==> flow/design.v <==
module edge_detector (
    input clock,
    input resetn,
    input increment_button,
    input tunning,
    output reg increment_signal
);
reg increment_button_prev;
reg reset_delay;  
always @(posedge clock or negedge resetn) begin
    if (!resetn) begin
        increment_button_prev <= 0;
        increment_signal <= 0;
        reset_delay <= 1'b1;  
    end else begin
        if (reset_delay != 1'b0) begin
            reset_delay <= reset_delay - 1'b1;
            increment_signal <= 0;  
        end else begin
            if (!increment_button_prev && increment_button && tunning) begin
                increment_signal <= 1;  
            end else begin
                increment_signal <= 0;  
            end
        end
        increment_button_prev <= increment_button;  
    end
end
endmodule
module my_counter #
(
    parameter counter_size = 31,
    parameter counter_limit = 32'd50000000
)
(
    input clock,
    input resetn,
    input enable,
    output reg [counter_size:0] counter
);
always @ (posedge clock or negedge resetn)
begin
    if (resetn == 1'b0) begin
        counter <= 'b0;
    end
    else begin
        if (enable == 1'b1) begin
            if (counter == counter_limit) begin
                counter <= 'b0;
            end
            else begin
                counter <= counter + 1'b1;
            end    
        end
        else begin
            counter <= counter;
        end
    end
end
endmodule
module my_signal_pulse #(
	parameter signal_period_one = 32'd50000000
)
(
input clock,
input resetn,
input [31:0] counter, 
output reg signal_gen
);
always @ (posedge clock or negedge resetn)
begin
  if(resetn == 1'b0) begin
    signal_gen <= 1'b0;
   end  
   else begin
	if(counter == signal_period_one) begin
		signal_gen <= 1'b1;
	end
	else begin
		signal_gen <= 1'b0;
	end
   end 
end
endmodule
module my_decoder (
    input clock,
    input resetn,
    input [31:0] seconds_in,
    input [31:0] minutes_in,
    input [31:0] hours_in,
    output reg [47:0] segment_out  
);
function [7:0] digit_to_segment;
    input [3:0] digit;
    case (digit)
        4'd0: digit_to_segment = 8'b11000000;  
        4'd1: digit_to_segment = 8'b11111001;  
        4'd2: digit_to_segment = 8'b10100100;  
        4'd3: digit_to_segment = 8'b10110000;  
        4'd4: digit_to_segment = 8'b10011001;  
        4'd5: digit_to_segment = 8'b10010010;  
        4'd6: digit_to_segment = 8'b10000010;  
        4'd7: digit_to_segment = 8'b11111000;  
        4'd8: digit_to_segment = 8'b10000000;  
        4'd9: digit_to_segment = 8'b10010000;  
        default: digit_to_segment = 8'b11000000;  
    endcase
endfunction
always @(posedge clock or negedge resetn) begin
    if (!resetn) begin
        segment_out <= {digit_to_segment(4'd0), digit_to_segment(4'd0), digit_to_segment(4'd0),
		  digit_to_segment(4'd0), digit_to_segment(4'd0), digit_to_segment(4'd0)};  
    end else begin
        if (seconds_in < 32'd60 && minutes_in < 32'd60 && hours_in < 32'd24) begin
            segment_out[7:0]   <= digit_to_segment(seconds_in % 10);  
            segment_out[15:8]  <= digit_to_segment(seconds_in / 10);  
            segment_out[23:16] <= digit_to_segment(minutes_in % 10);  
            segment_out[31:24] <= digit_to_segment(minutes_in / 10);  
            segment_out[39:32] <= digit_to_segment(hours_in % 10);    
            segment_out[47:40] <= digit_to_segment(hours_in / 10);    
        end else begin
            segment_out <= {digit_to_segment(4'd0), digit_to_segment(4'd0), digit_to_segment(4'd0), 
				digit_to_segment(4'd0), digit_to_segment(4'd0), digit_to_segment(4'd0)}; 
        end
    end
end
endmodule
module my_top_architecture (
    input clock,
    input resetn,
    input tunning,  
    input mode_switch,  
    input increment_button,  
    output wire [47:0] segment_out
);
wire [31:0] main_counter;
wire [31:0] seconds_counter;
wire [31:0] minutes_counter;
wire [31:0] hours_counter;
wire enable_seconds_counter;
wire enable_minutes_counter;
wire enable_hours_counter;
wire increment_signal;  
edge_detector edge_detector_inst (
    .clock(clock),
    .resetn(resetn),
    .increment_button(increment_button),
    .tunning(tunning),
    .increment_signal(increment_signal)
);
my_counter #(
    .counter_size(31),
    .counter_limit(32'd999)  
) main_counter_inst (
    .clock(clock),
    .resetn(resetn),
    .enable(1'b1),  
    .counter(main_counter)
);
my_signal_pulse #(
    .signal_period_one(32'd999)  
) my_signal_pulse_inst (
    .clock(clock),
    .resetn(resetn),
    .counter(main_counter),
    .signal_gen(enable_seconds_counter)  
);
my_counter #(
    .counter_size(31),
    .counter_limit(32'd59)  
) seconds_counter_inst (
    .clock(clock),
    .resetn(resetn),
    .enable(enable_seconds_counter && !tunning),  
    .counter(seconds_counter)
);
assign enable_minutes_counter = (enable_seconds_counter && (seconds_counter == 32'd59) && !tunning);
my_counter #(
    .counter_size(31),
    .counter_limit(32'd59)
) minutes_counter_inst (
    .clock(clock),
    .resetn(resetn),
    .enable(enable_minutes_counter || (increment_signal && mode_switch)),  
    .counter(minutes_counter)
);
assign enable_hours_counter = (enable_minutes_counter && (minutes_counter == 32'd59) && !tunning);
my_counter #(
    .counter_size(31),
    .counter_limit(32'd23)  
) hours_counter_inst (
    .clock(clock),
    .resetn(resetn),
    .enable(enable_hours_counter || (increment_signal && !mode_switch)),  
    .counter(hours_counter)
);
my_decoder my_decoder_inst (
    .clock(clock),
    .resetn(resetn),
    .seconds_in(seconds_counter),
    .minutes_in(minutes_counter),
    .hours_in(hours_counter),
    .segment_out(segment_out)
);
endmodule
======== Step by step through the tools: my_top_architecture ========
What the tools print for my_top_architecture, step after step.
Lines are those of the file above, counted from 1.
The mark -- stands for no value.
set-up
  design top .............................. my_top_architecture
  clock ................................... clock
  cell library ............................ sky130hd
  timing corner ........................... tt_025C_1v80

======== Elaborated design ========
Yosys after proc, flatten, opt, wreduce and memory -nomap, before mapping. Enables and synchronous resets that opt folds into registers are not counted as muxes. Memory bits, and registers merged into a memory's read port (data or address), are not among the register bits. Print and check cells are not counted. Equal cells are merged and count once.
Memory sizes are those after Yosys's memory passes, which may raise the word count (mostly to a power of two), join words into wider ones and drop unused or constant bits.
word-level totals
  register bits ........................... 180
  latch bits .............................. 0
  memory bits (writable) .................. 0
  ROM bits ................................ 672
  clocked read ports x word width ......... 0
  memory cells ............................ 6
  input port bits ......................... 5
  cells after elaboration ................. 63
memories
  memory            words  width  rd ports  wr ports  RTL line  source
  (name not given)  16     7      1         0         95        case (digit)
  (name not given)  16     7      1         0         95
  (name not given)  16     7      1         0         95
  (name not given)  16     7      1         0         95
  (name not given)  16     7      1         0         95
  (name not given)  16     7      1         0         95
operators by class
  add/sub/neg operators ................... 5
  $mul .................................... 0
  divide/modulo/power cells ............... 6
  order comparisons ....................... 3
  equality and inequality tests ........... 4
  shifts and indexed selects .............. 0
  muxes and demuxes ....................... 14
  bitwise gates (word level) .............. 0
  reduce/logical cells .................... 16
operators by type and width
  cell                                                                    number
  32-bit by 4-bit divider with 32-bit output with constant B              3
  32-bit by 4-bit modulo with 32-bit output with constant B               3
  32-bit by 1-bit adder with 32-bit output with constant B                4
  32-bit two-way mux                                                      4
  32-bit by 6-bit less-than comparator with 1-bit output with constant B  2
  32-bit by 6-bit equality test with 1-bit output with constant B         2
  8-bit two-way mux                                                       6
  32-bit by 10-bit equality test with 1-bit output with constant B        1
  32-bit by 5-bit less-than comparator with 1-bit output with constant B  1
  32-bit by 5-bit equality test with 1-bit output with constant B         1
  1-bit logical AND                                                       11
  1-bit two-way mux                                                       4
  1-bit zero test                                                         3
  1-bit logical OR                                                        2
  1-bit subtractor with constant B                                        1

======== Longest topological paths ========
Depth = most cells in a row (Yosys ltp): at word level without a register or memory, in the mapped netlist without a sequential cell, where the memories' decode and read muxes count.
depth
  depth in word-level cells ............... 6
  ABC_AREA ................................ 0
  depth in mapped cells ................... 55
  depth with buffers taken out ............ 43

======== Synthesis result ========
The flow's flattened synthesis, as Yosys stat reports it; memories are mapped. The netlist is that of the ABC_AREA named above (0 if unset); the other value can give another one.
Totals and module areas in this step are rounded.
mapped netlist
  mapped cells ............................ 3086
  cell area after synthesis ............... 0.023 sq mm
  flip-flop cells ......................... 174
  buffer cells ............................ 264
cells by type
  cell type                  number  total area (sq um)
  sky130_fd_sc_hd__dfrtp_1   167     4.18E+03
  sky130_fd_sc_hd__xnor2_1   135     1.18E+03
  sky130_fd_sc_hd__nor2_1    265     994.704
  sky130_fd_sc_hd__nand2_1   258     968.429
  sky130_fd_sc_hd__a21oi_1   143     715.686
  sky130_fd_sc_hd__nand3_1   141     705.677
  sky130_fd_sc_hd__nor3_1    133     665.638
  sky130_fd_sc_hd__mux2i_1   58      580.557
  sky130_fd_sc_hd__clkbuf_1  148     555.533
  sky130_fd_sc_hd__o21ai_0   109     545.523
  sky130_fd_sc_hd__ha_1      40      500.48
  sky130_fd_sc_hd__o211ai_1  60      450.432
  sky130_fd_sc_hd__nand4_1   69      431.664
  sky130_fd_sc_hd__nor4_1    63      394.128
  sky130_fd_sc_hd__inv_1     93      349.085
  sky130_fd_sc_hd__a211oi_1  46      345.331
  sky130_fd_sc_hd__a31oi_1   46      287.776
  sky130_fd_sc_hd__and3_1    44      275.264
Not listed: further types 141, cells in them 1068.
The figures by module come from a second, unflattened synthesis with its own total; it is not the netlist above.
second synthesis, totals
  cell total of the unflattened synthesis .. 3121
  area total of the unflattened synthesis .. 0.024 sq mm
Rows give one instance, submodules left out.
modules
  module                                    times used  cells  area (sq mm)  sequential area (sq mm)
  my_decoder                                1           2476   0.017         0.0011
  my_counter                                2           149    0.0016        0.0008
  my_counter                                1           154    0.0016        0.0008
  my_counter                                1           147    0.0016        0.0008
  my_top_architecture                       1           28     0.00021       0
  my_signal_pulse #(signal_period_one=999)  1           13     0.00013       0.000025
  edge_detector                             1           5      0.000093      0.000076

======== Timing after synthesis ========
Source: OpenSTA report_checks on the synthesized netlist (no wires, ideal clock, input and output delay 20% of the period each), path of least setup slack; recovery checks are left aside. Register names are those of the netlist, which keeps one name where synthesis merged equal registers.
path post-synthesis
  kind .................................... reg-to-reg
  start point ............................. register minutes_counter_inst.counter[31]
  end point ............................... register my_decoder_inst.segment_out[20]
  clock period ............................ 15000 ps
  library setup time ...................... 132 ps
  arrival time ............................ 10543 ps
  required time ........................... 14868 ps
  slack ................................... 4325 ps
  path delay .............................. 10675 ps
  driving pins on the path ................ 49
  period reached after synthesis .......... 10675 ps
"path delay" = arrival - input delay + setup time.
"driving pins on the path": output pins that drive a net of the path, with the launching flip-flop's if there is one; two outputs of one cell count as two.
"period reached after synthesis" = period - worst setup slack (recovery checks aside). The figure is calculated, with input and output delays left at 20% of the set period.
At most two assigning lines are given for a register; there are more.
between the ends, post-synthesis
  path through ............................ sky130_fd_sc_hd__dfrtp_1 > sky130_fd_sc_hd__buf_2 > sky130_fd_sc_hd__or3b_1 > sky130_fd_sc_hd__nand3_1 > sky130_fd_sc_hd__a32oi_1 > sky130_fd_sc_hd__and3_1 > sky130_fd_sc_hd__o32a_1 > sky130_fd_sc_hd__or4_4 > sky130_fd_sc_hd__a21oi_1 > sky130_fd_sc_hd__a21oi_1 > sky130_fd_sc_hd__a32oi_1 > sky130_fd_sc_hd__o32a_1 > sky130_fd_sc_hd__mux2i_1 > sky130_fd_sc_hd__or2_1 > sky130_fd_sc_hd__buf_2 > sky130_fd_sc_hd__buf_6 > sky130_fd_sc_hd__nor2_1 > sky130_fd_sc_hd__mux2_2 > [... 13 more ...] > sky130_fd_sc_hd__mux2i_1 > sky130_fd_sc_hd__o31a_1 > sky130_fd_sc_hd__o211ai_1 > sky130_fd_sc_hd__a21oi_1 > sky130_fd_sc_hd__o311a_1 > sky130_fd_sc_hd__buf_2 > sky130_fd_sc_hd__o31ai_1 > sky130_fd_sc_hd__a21oi_1 > sky130_fd_sc_hd__a21oi_4 > sky130_fd_sc_hd__maj3_1 > sky130_fd_sc_hd__nand2_1 > sky130_fd_sc_hd__a21o_1 > sky130_fd_sc_hd__xnor2_1 > sky130_fd_sc_hd__inv_1 > sky130_fd_sc_hd__ha_1 > sky130_fd_sc_hd__mux2_2 > sky130_fd_sc_hd__mux2i_1 > sky130_fd_sc_hd__nor2_1
  elaborated cells between the ends (all ways) .. 6
  source lines of those cells ............. 3
  those cells by class .................... div (1); compare (1); mux (1); reduce/logical (2); memory (1)
RTL lines, path post-synthesis
  what             RTL line  source
  start, declared  39        output reg [counter_size:0] counter
  start, assigned  52        counter <= counter + 1'b1;
  start, assigned  56        counter <= counter;
  end, assigned    111       segment_out <= {digit_to_segment(4'd0), digit_to_segment(4'd0), digit_to_segment(4'd0),
  end, assigned    117       segment_out[23:16] <= digit_to_segment(minutes_in % 10);
  end, declared    91        output reg [47:0] segment_out
Chain of elaborated cells between the ends: none given.

======== Path in the finished layout ========
Path of least setup slack in the final report of run 1 (OpenROAD, finished layout, wires in). Where an end is a register, its clock arrival counts in the times.
The report prints the path's times to 10 ps; the period is as set.
path post-layout
  kind .................................... reg-to-reg
  start point ............................. register seconds_counter_inst.counter[25]
  end point ............................... register my_decoder_inst.segment_out[4]
  clock period ............................ 14400 ps
  library setup time ...................... 120 ps
  arrival time ............................ 13890 ps
  required time ........................... 14750 ps
  slack ................................... 860 ps
  driving pins on the path ................ 44
At most two assigning lines are given for a register; there are more.
between the ends, post-layout
  path through ............................ sky130_fd_sc_hd__dfrtp_2 > sky130_fd_sc_hd__inv_1 > sky130_fd_sc_hd__a211oi_1 > sky130_fd_sc_hd__o311ai_1 > sky130_fd_sc_hd__and3_1 > sky130_fd_sc_hd__a21o_1 > sky130_fd_sc_hd__o311a_1 > sky130_fd_sc_hd__o22ai_2 > sky130_fd_sc_hd__nand2_2 > sky130_fd_sc_hd__a31o_1 > sky130_fd_sc_hd__o32ai_2 > sky130_fd_sc_hd__nor4_1 > sky130_fd_sc_hd__o21bai_1 > sky130_fd_sc_hd__and4_2 > sky130_fd_sc_hd__nand2_2 > sky130_fd_sc_hd__a311oi_1 > sky130_fd_sc_hd__and4b_1 > sky130_fd_sc_hd__mux2i_1 > [... 8 more ...] > sky130_fd_sc_hd__a2111oi_2 > sky130_fd_sc_hd__a2111o_1 > sky130_fd_sc_hd__mux2i_1 > sky130_fd_sc_hd__o311ai_1 > sky130_fd_sc_hd__o2bb2ai_2 > sky130_fd_sc_hd__mux2i_1 > sky130_fd_sc_hd__o221ai_4 > sky130_fd_sc_hd__nor3_1 > sky130_fd_sc_hd__nand2_1 > sky130_fd_sc_hd__a21oi_1 > sky130_fd_sc_hd__nor4_4 > sky130_fd_sc_hd__buf_4 > sky130_fd_sc_hd__xnor2_1 > sky130_fd_sc_hd__inv_1 > sky130_fd_sc_hd__ha_1 > sky130_fd_sc_hd__a211o_1 > sky130_fd_sc_hd__a21oi_1 > sky130_fd_sc_hd__a32oi_1
  elaborated cells between the ends (all ways) .. 6
  source lines of those cells ............. 3
  those cells by class .................... div (1); compare (1); mux (1); reduce/logical (2); memory (1)
RTL lines, path post-layout
  what             RTL line  source
  start, declared  39        output reg [counter_size:0] counter
  start, assigned  52        counter <= counter + 1'b1;
  start, assigned  56        counter <= counter;
  end, assigned    111       segment_out <= {digit_to_segment(4'd0), digit_to_segment(4'd0), digit_to_segment(4'd0),
  end, assigned    115       segment_out[7:0]   <= digit_to_segment(seconds_in % 10);
  end, declared    91        output reg [47:0] segment_out
Chain of elaborated cells between the ends: none given.

==> results <==
Settings and measured results of 4 stored flow runs for module my_top_architecture (sky130hd), not sorted in any way. The constraints put input and output delay at 20% of the set period each and load the outputs with 0.01 pF.
"period reached" means the clock period less the worst setup slack. The figure is calculated, with input and output delays left at 20% of the set period.
"worst setup path time": the worst setup path's part of the clock period (all of it between registers, 20% less for each end at a port) less its slack. A launch clock that arrives late makes it longer, a capture clock that arrives late makes it shorter.
"worst setup path time" is known to 10 ps.
The measured numbers are rounded.

---- run 1 ----
settings
  CORE_UTILIZATION = 40
  PLACE_DENSITY = 0.6
  period_ns = 14.4
  CAP_MARGIN = 20
  CORE_MARGIN = 2
  SLEW_MARGIN = 20
results
  utilization of the finished layout ...... 42 %
  worst setup slack after layout .......... 860 ps
  period reached .......................... 13544 ps
  summed negative setup slack ............. 0 ps
  die size ................................ 0.061 sq mm
  chip area in the Yosys report ........... 0.023 sq mm
  standard-cell area of the final layout .. 0.024 sq mm
  final worst hold slack .................. 410 ps
  worst setup path time ................... 13540 ps
  type of the worst setup path ............ reg-to-reg

---- run 2 ----
settings
  ABC_AREA = 1
  CAP_MARGIN = 0
  CELL_PAD_IN_SITES_DETAIL_PLACEMENT = 1
  CELL_PAD_IN_SITES_GLOBAL_PLACEMENT = 3
  CORE_ASPECT_RATIO = 1.99
  CORE_UTILIZATION = 23
  CTS_CLUSTER_DIAMETER = 381
  CTS_CLUSTER_SIZE = 17
  GPL_TIMING_DRIVEN = 0
  PLACE_DENSITY = 0.6
  SLEW_MARGIN = 0
  TNS_END_PERCENT = 45
  period_ns = 15.0
  CORE_MARGIN = 2
results
  utilization of the finished layout ...... 26 %
  worst setup slack after layout .......... 3000 ps
  period reached .......................... 11962 ps
  summed negative setup slack ............. 0 ps
  die size ................................ 0.076 sq mm
  chip area in the Yosys report ........... 0.017 sq mm
  standard-cell area of the final layout .. 0.019 sq mm
  final worst hold slack .................. 400 ps
  worst setup path time ................... 11960 ps
  type of the worst setup path ............ reg-to-reg

---- run 3 ----
settings
  ABC_AREA = 1
  CAP_MARGIN = 0
  CELL_PAD_IN_SITES_DETAIL_PLACEMENT = 2
  CORE_MARGIN = 6
  CORE_UTILIZATION = 34
  CTS_CLUSTER_SIZE = 75
  GPL_ROUTABILITY_DRIVEN = 0
  HOLD_SLACK_MARGIN = 0.15
  MAX_ROUTING_LAYER = met4
  MIN_ROUTING_LAYER = met2
  PLACE_DENSITY_LB_ADDON = 0.05
  SETUP_SLACK_MARGIN = 0.49
  SLEW_MARGIN = 5
  TNS_END_PERCENT = 20
  period_ns = 14.4
results
  utilization of the finished layout ...... 38 %
  worst setup slack after layout .......... 1900 ps
  period reached .......................... 12466 ps
  summed negative setup slack ............. 0 ps
  die size ................................ 0.056 sq mm
  chip area in the Yosys report ........... 0.017 sq mm
  standard-cell area of the final layout .. 0.019 sq mm
  final worst hold slack .................. 460 ps
  worst setup path time ................... 12470 ps
  type of the worst setup path ............ reg-to-reg

---- run 4 ----
settings
  CORE_UTILIZATION = 40
  PLACE_DENSITY = 0.6
  SETUP_SLACK_MARGIN = 0.19
  period_ns = 14.4
  CAP_MARGIN = 20
  CORE_MARGIN = 2
  SLEW_MARGIN = 20
results
  utilization of the finished layout ...... 42 %
  worst setup slack after layout .......... 990 ps
  period reached .......................... 13408 ps
  summed negative setup slack ............. 0 ps
  die size ................................ 0.061 sq mm
  chip area in the Yosys report ........... 0.023 sq mm
  standard-cell area of the final layout .. 0.024 sq mm
  final worst hold slack .................. 410 ps
  worst setup path time ................... 13410 ps
  type of the worst setup path ............ reg-to-reg
